==> flow/design.v <==
`timescale 1ns / 1ps
module key_debounce #(  
   parameter	DELAY_TIME = 250_000  
)(
		input wire	clk,		
		input wire  rstn,
		input wire	key_in,		
		output reg 	press_on			
);
reg		key_in_r0;		
reg		key_in_r1;		
reg 		key_in_nedge;		
reg	[$clog2(DELAY_TIME)-1:0]delay_cnt;		
reg		delay_flag;		 
always @(posedge clk or negedge rstn)
begin
    if(rstn == 1'b0) begin
        key_in_r0 <= 1'b0	;	
        key_in_r1 <= 1'b0	;	
    end
    else begin
       key_in_r0 <= key_in;
	   key_in_r1 <= key_in_r0;
    end
end
always @(posedge clk or negedge rstn)
begin
    if(rstn == 1'b0) begin
        key_in_nedge <= 1'b0;               
    end
    else begin
        key_in_nedge <= ~key_in_r0 & key_in_r1;
    end 
end
always @(posedge clk or negedge rstn)
begin
    if(rstn == 1'b0) begin
        delay_cnt  <= 'd0;	
    end
    else begin
        if((delay_flag == 1) && (delay_cnt == DELAY_TIME - 1))
				delay_cnt <= 0;
        else if ((delay_flag == 1) && (delay_cnt < DELAY_TIME - 1))
            delay_cnt <= delay_cnt + 1;
        else  
				delay_cnt <= 0;
    end
end
always @(posedge clk or negedge rstn)
begin
    if(rstn == 1'b0) begin
	 delay_flag <= 1'b0;		 
    end
    else begin
        if(key_in_nedge) begin	 
				delay_flag <= 1'b1;	 
        end
        else if (delay_cnt == DELAY_TIME - 1) begin
            delay_flag <= 1'b0;
        end
        else
            delay_flag <= delay_flag;
    end
end
always @(posedge clk or negedge rstn)
begin
    if(rstn == 1'b0) begin
        press_on <= 1'b0;
    end
    else begin
        if((delay_cnt == DELAY_TIME - 1) && (delay_flag == 1'b1)) begin		 
		    press_on <= 1'b1;
        end
        else begin
            press_on <= 1'b0;
        end
    end
end
endmodule
`timescale 1ns / 1ps
module Display(
    input	wire	clk,   
    input   wire  rstn,
    input	wire	[3:0]  sw_in,  
    input   wire  [2:0]  press_on,
    output	wire	[1:0]  reg_ab, 
    output  wire  [7:0]  led_time,
    output	wire 	[3:0]  seg_data_1, 
	 output	wire 	[3:0]  seg_data_2 
    );
localparam COUNT_1S = 12048;  
localparam Quarter_Time = 60; 	 
localparam Quarter_Time_rest = 10;	 
wire clk1h;
reg [13:0] counter ; 
reg [13:0] Qcounter ;
reg [6:0] scorer_A ; 
reg [6:0] scorer_B ; 
reg [6:0] Quarter_Time_Down ;	 
reg [2:0] Quarter_Time_rest_Down ;  
reg [4:0] AttackT_A ; 
reg [4:0] AttackT_B; 
reg [1:0] reg_ab_reg;
reg [7:0] led_time_reg ;
reg [3:0] seg_data_1_reg;
reg [3:0] seg_data_2_reg;
reg [1:0] DownCNT;	 
reg [6:0] countA_1;	 
reg [6:0] countA_2;	 
reg [6:0] countA_3;	 
reg [6:0] countB_1;	 
reg [6:0] countB_2;	 
reg [6:0] countB_3;	 
always @(posedge clk or negedge rstn)
begin
    if(rstn == 1'b0) begin	 
       led_time_reg <= 8'b0000_0000; 
       Qcounter <= 'd0; 
	    Quarter_Time_Down <= Quarter_Time;	
		 Quarter_Time_rest_Down <= Quarter_Time_rest;
	    DownCNT <= 'd0;
    end
    else begin
        if(Qcounter == COUNT_1S - 1) begin  
            Qcounter <= 'd0;
				if(Quarter_Time_Down == 0) begin        
						if(DownCNT == 2'd3) begin
						   DownCNT <= 2'd3;
							Quarter_Time_Down <=  0;
							Quarter_Time_rest_Down <= 0;
							led_time_reg <= {led_time_reg[5:0],1'b1,1'b1}; 
						end
						else begin
							if(Quarter_Time_rest_Down == 0)begin
								DownCNT <= DownCNT + 1'b1;
								Quarter_Time_Down <=  Quarter_Time;
								Quarter_Time_rest_Down <= Quarter_Time_rest;
								led_time_reg <= {led_time_reg[5:0],1'b1,1'b1}; 
							end
							else begin
								Quarter_Time_rest_Down <= Quarter_Time_rest_Down -1'b1;
							end
						end
				 end
				 else begin
					 Quarter_Time_Down <= Quarter_Time_Down - 1'b1;
				 end
        end
        else begin
           Qcounter <= Qcounter + 1; 
        end 
    end
end 
always @(posedge clk or negedge rstn)
begin
    if(rstn == 1'b0) begin
        scorer_A <= 'd0; 
        scorer_B <= 'd0; 
		  countA_1 <= 'd0;countA_2 <= 'd0;countA_3 <= 'd0;
		  countB_1 <= 'd0;countB_2 <= 'd0;countB_3 <= 'd0;
	 end
    else begin
        case(sw_in[3:1])
            3'b011:begin  
              case(press_on)  
                3'b001: begin
                    scorer_A <= scorer_A + 1;
						  countA_1 <= countA_1 + 1;
                end 
                3'b010: begin
                    scorer_A <= scorer_A + 2;
						  countA_2 <= countA_2 + 1;
                end 
                3'b100: begin
                    scorer_A <= scorer_A + 3;
						  countA_3 <= countA_3 + 1;
					 end
                default:begin
                    scorer_A <= scorer_A; 
                end
              endcase  
            end
            3'b111:begin  
               case(press_on)
                3'b001: begin
                    scorer_B <= scorer_B + 1;
						  countB_1 <= countB_1 + 1;
                end 
                3'b010: begin
                    scorer_B <= scorer_B + 2;
						  countB_2 <= countB_2 + 1;
                end 
                3'b100: begin
                    scorer_B <= scorer_B + 3;
						  countB_3 <= countB_3 + 1;
                end
                default:begin
                    scorer_B <= scorer_B; 
                end
              endcase     
            end			 
            default:begin
                scorer_A <= scorer_A; 
                scorer_B <= scorer_B; 
            end
        endcase
    end
end
always @(posedge clk or negedge rstn)
begin
    if(rstn == 1'b0) begin
        AttackT_A <= 5'd24;
        AttackT_B <= 5'd24;
        counter <=  'd0;
    end
    else begin
        case(sw_in[3:1])
		3'b000:begin    
              if(sw_in[0] == 1'b1) begin 
                    if(counter == COUNT_1S - 1) begin  
                            counter <= 'd0;
									 if(AttackT_A == 0) begin  
                                AttackT_A <= 0 ;
                            end
                            else begin
                               AttackT_A <= AttackT_A - 1'b1;
                            end
                    end
                    else begin
                       counter <= counter + 1;
                    end
             end
             else begin   
                counter <= counter;
             end   
		end
		3'b001:begin  
              if(sw_in[0] == 1'b1) begin  
                    if(counter == COUNT_1S - 1) begin  
                            counter <= 'd0;
                            if(AttackT_B == 0) begin 
                                AttackT_B <= 0 ;
                            end
                            else begin
                               AttackT_B <= AttackT_B - 1'b1;
                            end
                    end
                    else begin
                       counter <= counter + 1;
                    end
             end
             else begin   
                counter <= counter;
             end
		end
		3'b011:begin  
           counter <=  counter;
           AttackT_A <= AttackT_A;
		     AttackT_B <= AttackT_B;
		end
		3'b111:begin  
		     counter <=  counter;
           AttackT_A <= AttackT_A;
		     AttackT_B <= AttackT_B;
		end	
		default:begin
            counter <=  'd0;
            AttackT_A <= 5'd24;
		      AttackT_B <= 5'd24;
	    end
	   endcase
    end
end
always @(posedge clk or negedge rstn)
begin
    if(rstn == 1'b0) begin
		  seg_data_1_reg <= 4'd16; 
        seg_data_2_reg <= 4'd16;
		  reg_ab_reg <= 2'b11;
    end
    else begin
        case(sw_in[3:1])
		3'b000:begin    
            seg_data_2_reg <= AttackT_A%10; 
            seg_data_1_reg <= AttackT_A/10; 
			reg_ab_reg <= 2'b10;
		end
		3'b001:begin  
            seg_data_2_reg <= AttackT_B%10;
            seg_data_1_reg <= AttackT_B/10;
			reg_ab_reg <= 2'b01;
		end
		3'b011:begin  
            seg_data_2_reg <= scorer_A%10;
            seg_data_1_reg <= scorer_A/10;
			reg_ab_reg <= 2'b10;
		end
		3'b111:begin  
				seg_data_2_reg <= scorer_B%10;
				seg_data_1_reg <= scorer_B/10;
		   reg_ab_reg <= 2'b01;
		end			 
		3'b110:begin   
				if(Quarter_Time_Down == 0)begin
					seg_data_2_reg <= Quarter_Time_rest_Down%10;
					seg_data_1_reg <= Quarter_Time_rest_Down/10;end
				else begin
					seg_data_2_reg <= Quarter_Time_Down%10;
					seg_data_1_reg <= Quarter_Time_Down/10;end
		    reg_ab_reg <= 2'b00;
		end
		3'b100:begin   
            if(scorer_A > scorer_B) begin
					seg_data_2_reg <= 4'd10;   
					seg_data_1_reg <= scorer_A-scorer_B;   
					reg_ab_reg <= 2'b10;
			   end
				else if(scorer_A < scorer_B) begin
					seg_data_2_reg <= 4'd11;   
					seg_data_1_reg <= scorer_B-scorer_A;   
					reg_ab_reg <= 2'b01;
			   end 
				else begin	 
					seg_data_2_reg <= 4'd00;  
					seg_data_1_reg <= 4'd00;   
					reg_ab_reg <= 2'b00;
				end
		end
	   3'b010:begin
		case(press_on)	 
				3'b001:begin
					seg_data_2_reg <= countA_1%10;
					seg_data_1_reg <= countA_1/10;end
				3'b010:begin
					seg_data_2_reg <= countA_2%10;
					seg_data_1_reg <= countA_2/10;end
				3'b100:begin
					seg_data_2_reg <= countA_3%10;
					seg_data_1_reg <= countA_3/10;end
				endcase
		end
		3'b101:begin
				case(press_on)
				3'b001:begin
					seg_data_2_reg <= countB_1%10;
					seg_data_1_reg <= countB_1/10;end
				3'b010:begin
					seg_data_2_reg <= countB_2%10;
					seg_data_1_reg <= countB_2/10;end
				3'b100:begin
					seg_data_2_reg <= countB_3%10;
					seg_data_1_reg <= countB_3/10;end
				endcase
		end
		default:begin  
			seg_data_2_reg <= 4'd16;
			seg_data_1_reg <= 4'd16;
			reg_ab_reg <= 2'b11;
	    end
	endcase
    end
end    
assign reg_ab = reg_ab_reg;  
assign led_time = led_time_reg;
assign seg_data_1 = seg_data_1_reg;
assign seg_data_2 = seg_data_2_reg;
endmodule
`timescale 1ns / 1ps
module segment(
    input  [3:0] seg_data_1,
    input  [3:0] seg_data_2,
    output [8:0] seg_led_1,
    output [8:0] seg_led_2
);
function [8:0] seg;
    input [3:0] d;
    begin
        case (d)
            4'd0:  seg = 9'h3f;
            4'd1:  seg = 9'h06;
            4'd2:  seg = 9'h5b;
            4'd3:  seg = 9'h4f;
            4'd4:  seg = 9'h66;
            4'd5:  seg = 9'h6d;
            4'd6:  seg = 9'h7d;
            4'd7:  seg = 9'h07;
            4'd8:  seg = 9'h7f;
            4'd9:  seg = 9'h6f;
            4'd10: seg = 9'h77;  
            4'd11: seg = 9'h7c;  
            4'd12: seg = 9'h39;
            4'd13: seg = 9'h5e;
            4'd14: seg = 9'h79;
            default: seg = 9'h71;
        endcase
    end
endfunction
assign seg_led_1 = seg(seg_data_1);
assign seg_led_2 = seg(seg_data_2);
endmodule
`timescale 1ns / 1ps
module BallCompetition(
    input	wire clk,					 
    input   wire rstn,					 
    input	wire	[3:0]  sw_in,  	 
    input   wire  [2:0]  key_in,		 
    output	wire	[1:0]  reg_ab,  	 
    output  wire  [7:0]  led_time,	 
    output  [8:0]  seg_led_1,			 
	 output  [8:0]  seg_led_2			 
);
	localparam DelayTime = 250;   
   wire [2:0]	press_on;				 
	wire [3:0] seg_data_1;				 
	wire [3:0] seg_data_2;				 
    key_debounce	 
    #(.DELAY_TIME  (DelayTime))  
    key0
    (
		.clk(clk),		            
      .rstn(rstn),
      .key_in(key_in[0]),		
      .press_on(press_on[0])	       
    );
    key_debounce
    #(.DELAY_TIME  (DelayTime))  
    key1
    (
      .clk(clk),		           
      .rstn(rstn),
      .key_in(key_in[1]),		
      .press_on(press_on[1])	       
    );
    key_debounce
    #(.DELAY_TIME  (DelayTime))  
    key2
    (
      .clk(clk),		            
      .rstn(rstn),
      .key_in(key_in[2]),		
      .press_on(press_on[2])	      
    ); 
    Display u_Display(
      .clk(clk),  
      .rstn(rstn),
      .sw_in(sw_in),  
      .press_on(press_on),
      .reg_ab(reg_ab), 
      .led_time(led_time),
      .seg_data_1(seg_data_1),  
      .seg_data_2(seg_data_2)      
    );
    segment u_segment(
   .seg_data_1  (seg_data_1),	
	.seg_data_2  (seg_data_2),		
	.seg_led_1   (seg_led_1),		
	.seg_led_2	 (seg_led_2)
    );
endmodule
From RTL to reports: BallCompetition
What the tools print for BallCompetition, step after step.
Line numbers count from 1 in the design file above.
Cell names lack the library's common part.
Not given: -
Inputs
  top: BallCompetition
  clock: clk
  standard-cell library: sky130hd
  corner: tt_025C_1v80

Word level
Source: Yosys, flattened and elaborated, memories not mapped. Widths are those after wreduce. Registers that Yosys merges into a memory's read port (data or address) are not register bits. Print and check cells do not count. Equal cells are merged and count once.
Yosys's memory passes give these memory sizes; they may raise the number of words (mostly to a power of two), join words into wider ones and drop unused or constant bits.
Word-level totals
  register bits: 163
  bits in read-only memories: 224
  memory cells: 2
  bits of input ports: 9
  output and inout port bits: 28
  elaborated cells: 217
Memory list
  (name not given): depth 16, bits a word 7, rd ports 1, wr ports 0, line 378  | case (d)
  (name not given): depth 16, bits a word 7, rd ports 1, wr ports 0, line 378
Cells by class
  add/sub/neg operators: 24
  div/mod/pow operators: 24
  order comparisons: 5
  eq/ne operators: 24
  muxes and demuxes: 53
  bitwise operators: 9
  reductions and logical operators: 39
Operator list (count)
  divider 7 x 4 -> 32 bit (second input constant): 9
  remainder unit 7 x 4 -> 32 bit (second input constant): 9
  divider 5 x 4 -> 32 bit (second input constant): 2
  remainder unit 5 x 4 -> 32 bit (second input constant): 2
  divider 3 x 4 -> 32 bit (second input constant): 1
  remainder unit 3 x 4 -> 32 bit (second input constant): 1
  parallel mux 4 bit (select 8 bit): 2
  two-way mux 8 bit: 8
  adder 7 x 1 -> 7 bit (second input constant): 8
  parallel mux 4 bit (select 3 bit): 4
  parallel mux 7 bit (select 3 bit): 2
  two-way mux 14 bit: 3
  two-way mux 5 bit: 6
  adder 14 x 1 -> 14 bit (second input constant): 2
  equality test 14 bit (second input constant): 2
  adder 7 x 2 -> 7 bit (second input constant): 4
  parallel mux 14 bit (select 2 bit): 1
  adder 8 x 1 -> 8 bit (second input constant): 3
  < comparator 8 bit (second input constant): 3
  equality test 8 bit (second input constant): 3
  two-way mux 4 bit: 6
  AND reduction 2 bit: 11
  two-way mux 7 bit: 3
  parallel mux 5 bit (select 2 bit): 2
  equality test 3 bit (second input constant): 5
  AND reduction 3 bit: 4
  subtractor 5 x 1 -> 5 bit (second input constant): 2
  logical NOT 5 bit: 2
Other operator kinds: 28; their cells: 68.

Longest topological paths
Yosys ltp: most cells in a row. Word level: on the elaborated netlist, between registers, memories and ports. Mapped: between sequential cells and ports; inverters and the memories' decode and read muxes count.
Depth
  depth in word-level cells: 5
  ABC_AREA: 0
  gate-level depth with buffers: 30
  depth with buffers taken out: 26

After synthesis
The flow's flattened synthesis, as Yosys stat reports it; memories are mapped. The netlist is that of the ABC_AREA named above (0 if unset); the other value can give another one.
The area totals of this step are shown rounded.
Synthesis totals
  mapped cells: 1266
  mapped area: 11000 µm²
  sequential area: 3990 µm²
  flip-flop cells: 159
  buffer cells: 54
Cell types
  dfrtp_1: count 148, total area 3.7E+03 µm²
  ha_1: count 59, total area 738.208 µm²
  nor2_1: count 127, total area 476.707 µm²
  nand2_1: count 115, total area 431.664 µm²
  xnor2_1: count 49, total area 429.162 µm²
  o21ai_0: count 80, total area 400.384 µm²
  a21oi_1: count 72, total area 360.346 µm²
  dfstp_2: count 11, total area 289.027 µm²
  xor2_1: count 30, total area 262.752 µm²
  inv_1: count 59, total area 221.462 µm²
  nor3_1: count 43, total area 215.206 µm²
  nand3_1: count 42, total area 210.202 µm²
  mux2_2: count 16, total area 180.173 µm²
  nand4_1: count 27, total area 168.912 µm²
  and3_1: count 26, total area 162.656 µm²
  nor2b_1: count 17, total area 106.352 µm²
  a221oi_1: count 12, total area 105.101 µm²
  a31oi_1: count 16, total area 100.096 µm²
Not listed: further types 76, cells in them 317.
The figures by module come from a second, unflattened synthesis with its own total; it is not the netlist above.
Unflattened totals
  cell total of the unflattened synthesis: 1261
  area total of the unflattened synthesis: 11200 µm²
Rows give one instance, submodules left out.
By module
  Display: times used 1, cells 1031, area 8880 µm², sequential area 3020 µm²
  key_debounce (DELAY_TIME=250): times used 3, cells 53, area 584 µm², sequential area 325 µm²
  segment: times used 1, cells 71, area 536 µm², sequential area 0.0 µm²
  BallCompetition: times used 1, cells 0, area 0.0 µm², sequential area 0.0 µm²

Worst setup path after synthesis
OpenSTA on the mapped netlist: ideal clock, no wires. The path of least setup slack (recovery checks aside). Input and output delay are each 20% of the period. Register names are those of the netlist, which keeps one name where synthesis merged equal registers.
Path after synthesis
  path type: in2reg
  start: in sw_in[3]
  end: reg u_Display.seg_data_1_reg[0]
  period: 10.0 ns
  external input delay: 2.000 ns
  library setup time: 0.082 ns
  launch time at the first pin: 2.000 ns
  data arrival time: 6.707 ns
  data required time: 9.918 ns
  setup slack: 3.211 ns
  delay of the path: 4.789 ns
  stages: 30
  path buffers: 5
  synthesis period reached: 6.789 ns
"delay of the path" is the arrival time less input delay plus setup time.
"stages" counts driving pins, that of a launching flip-flop among them; a cell with two outputs on the path counts twice.
"synthesis period reached" is the clock period less the worst setup slack; recovery checks do not enter. This is arithmetic on one report: input and output delays are still those of the set period (20% each).
The rows between start and end are the longest chain of elaborated cells between them; the timing report does not say that the signal goes this way. Where chains are equally long, one stands for them.
A line is the first line of the expression or statement that the cell stems from. Yosys adds cells for indexed reads and writes and turns some case tables into memories.
At most two assigning lines are given for a register; there are more.
On the way, after synthesis
  cells stage by stage: buf_2 > buf_2 > buf_2 > buf_2 > buf_1 > a21oi_1 > a21oi_1 > o21ai_0 > o2111ai_1 > a221o_1 > inv_1 > ha_1 > inv_1 > a21oi_1 > o31ai_1 > nor4_4 > a211o_1 > and2_1 > nor2_1 > nor2_1 > nor2_1 > nor2_1 > a21oi_1 > ha_1 > nand2_1 > or3_1 > a211o_1 > a31oi_1 > mux2_2 > a31oi_1
  length of the longest elaborated chain: 3
  elaborated cells between the ends (all ways): 13
  those cells by class: 9 x eq/ne; 1 x mux; 3 x reduce/logical
Ends and longest elaborated chain, after synthesis
  start: declaration: line 405  | input wire [3:0] sw_in,
  equality test 3 bit: line 282  | case(sw_in[3:1])
  != test 4 x 1 -> 1 bit
  AND reduction 3 bit
  end: assignment: line 285  | seg_data_1_reg <= AttackT_A/10;
  end: assignment: line 290  | seg_data_1_reg <= AttackT_B/10;
  end: declaration: line 105  | reg [3:0] seg_data_1_reg;

Timing after layout
From the final timing report of run 1: the path of least setup slack in the routed layout; clock arrival at registers is part of the times.
Path post-layout
  path type: in2reg
  start: in sw_in[2]
  end: reg u_Display.seg_data_1_reg[0]
  period: 10.4 ns
  external input delay: 2.08 ns
  library setup time: 0.07 ns
  launch time at the first pin: 2.08 ns
  data arrival time: 8.20 ns
  data required time: 10.78 ns
  setup slack: 2.58 ns
  stages: 28
  path buffers: 3
The rows between start and end are the longest chain of elaborated cells between them; the timing report does not say that the signal goes this way. Where chains are equally long, one stands for them.
At most two assigning lines are given for a register; there are more.
On the way, post-layout
  cells stage by stage: clkdlybuf4s50_1 > buf_4 > nor3b_1 > buf_4 > a21oi_1 > o221ai_1 > a21oi_1 > a221o_1 > inv_1 > ha_1 > inv_1 > a21oi_1 > o31ai_1 > nor4_4 > a211o_1 > and2_1 > nor2_1 > nor2_1 > nor2_1 > nor2_1 > a21oi_1 > ha_1 > nand2_1 > or3_1 > a211o_1 > a31oi_1 > mux2_2 > a31oi_1
  length of the longest elaborated chain: 3
  elaborated cells between the ends (all ways): 13
  those cells by class: 9 x eq/ne; 1 x mux; 3 x reduce/logical
Ends and longest elaborated chain, post-layout
  start: declaration: line 405  | input wire [3:0] sw_in,
  equality test 3 bit: line 282  | case(sw_in[3:1])
  != test 4 x 1 -> 1 bit
  AND reduction 3 bit
  end: assignment: line 285  | seg_data_1_reg <= AttackT_A/10;
  end: assignment: line 290  | seg_data_1_reg <= AttackT_B/10;
  end: declaration: line 105  | reg [3:0] seg_data_1_reg;

Hand-over note for BallCompetition

Record of 4 stored runs of the RTL-to-layout flow on BallCompetition, platform sky130hd. The runs are unordered. Constraints: input delay and output delay 20% of the set period each, output load 0.01 pF.
"clock period reached" is the run's clock period less its worst setup slack. It is reckoned from that one timing run; input and output delays stay at 20% of the period that was set.
By "power consumption" is meant OpenSTA's value without simulated activity: inputs other than the clock are taken to toggle once in ten clock periods, and the tool carries that through the logic.
Measured values are rounded.

==> run 1: settings <==
{ "CORE_ASPECT_RATIO": 0.6, "CORE_MARGIN": 5, "CORE_UTILIZATION": 50, "CTS_CLUSTER_DIAMETER": 20, "MAX_ROUTING_LAYER": "met5", "PLACE_DENSITY": 0.76, "SETUP_SLACK_MARGIN": 0.65, "SLEW_MARGIN": 0, "period_ns": 10.4, "CAP_MARGIN": 20 }
==> run 1: results <==
clock period reached: 7.823 ns
post-synthesis cell area: 11000 µm²
utilization after layout: 55.5%
setup total negative slack: 0.000 ns
setup slack of the worst path: 2.58 ns
power consumption: 1790 µW
full die area: 25200 µm²

==> run 2: settings <==
{ "CAP_MARGIN": 30, "CELL_PAD_IN_SITES_GLOBAL_PLACEMENT": 2, "CORE_ASPECT_RATIO": 1.44, "CORE_UTILIZATION": 39, "CTS_CLUSTER_SIZE": 15, "GPL_ROUTABILITY_DRIVEN": 1, "HOLD_SLACK_MARGIN": 0.17, "MAX_ROUTING_LAYER": "met4", "SETUP_SLACK_MARGIN": -0.58, "period_ns": 9.72, "CORE_MARGIN": 2, "SLEW_MARGIN": 20 }
==> run 2: results <==
clock period reached: 7.910 ns
post-synthesis cell area: 11000 µm²
utilization after layout: 44.4%
setup total negative slack: 0.000 ns
setup slack of the worst path: 1.81 ns
power consumption: 1920 µW
full die area: 29600 µm²

==> run 3: settings <==
{ "ABC_AREA": 0, "CELL_PAD_IN_SITES_DETAIL_PLACEMENT": 1, "CELL_PAD_IN_SITES_GLOBAL_PLACEMENT": 1, "CORE_ASPECT_RATIO": 1.08, "CORE_MARGIN": 3, "CORE_UTILIZATION": 28, "CTS_CLUSTER_DIAMETER": 86, "CTS_CLUSTER_SIZE": 15, "GPL_TIMING_DRIVEN": 0, "MAX_ROUTING_LAYER": "met5", "MIN_ROUTING_LAYER": "met2", "PLACE_DENSITY_LB_ADDON": 0.01, "SETUP_SLACK_MARGIN": 0.34, "SLEW_MARGIN": 30, "TNS_END_PERCENT": 30, "period_ns": 4.86, "CAP_MARGIN": 20 }
==> run 3: results <==
clock period reached: 5.267 ns
post-synthesis cell area: 11000 µm²
utilization after layout: 36.8%
setup total negative slack: -1.14 ns
setup slack of the worst path: -0.407 ns
power consumption: 4000 µW
full die area: 41700 µm²

==> run 4: settings <==
{ "ABC_AREA": 1, "CELL_PAD_IN_SITES_DETAIL_PLACEMENT": 1, "CELL_PAD_IN_SITES_GLOBAL_PLACEMENT": 1, "CORE_ASPECT_RATIO": 1.08, "CORE_MARGIN": 10, "CORE_UTILIZATION": 28, "CTS_CLUSTER_DIAMETER": 86, "CTS_CLUSTER_SIZE": 15, "GPL_TIMING_DRIVEN": 0, "MAX_ROUTING_LAYER": "met5", "MIN_ROUTING_LAYER": "met2", "PLACE_DENSITY_LB_ADDON": 0.01, "SETUP_SLACK_MARGIN": 0.34, "TNS_END_PERCENT": 30, "period_ns": 4.86, "CAP_MARGIN": 20, "SLEW_MARGIN": 20 }
==> run 4: results <==
clock period reached: 4.576 ns
post-synthesis cell area: 11200 µm²
utilization after layout: 36.5%
setup total negative slack: 0.000 ns
setup slack of the worst path: 0.284 ns
power consumption: 4660 µW
full die area: 48400 µm²

End of note.
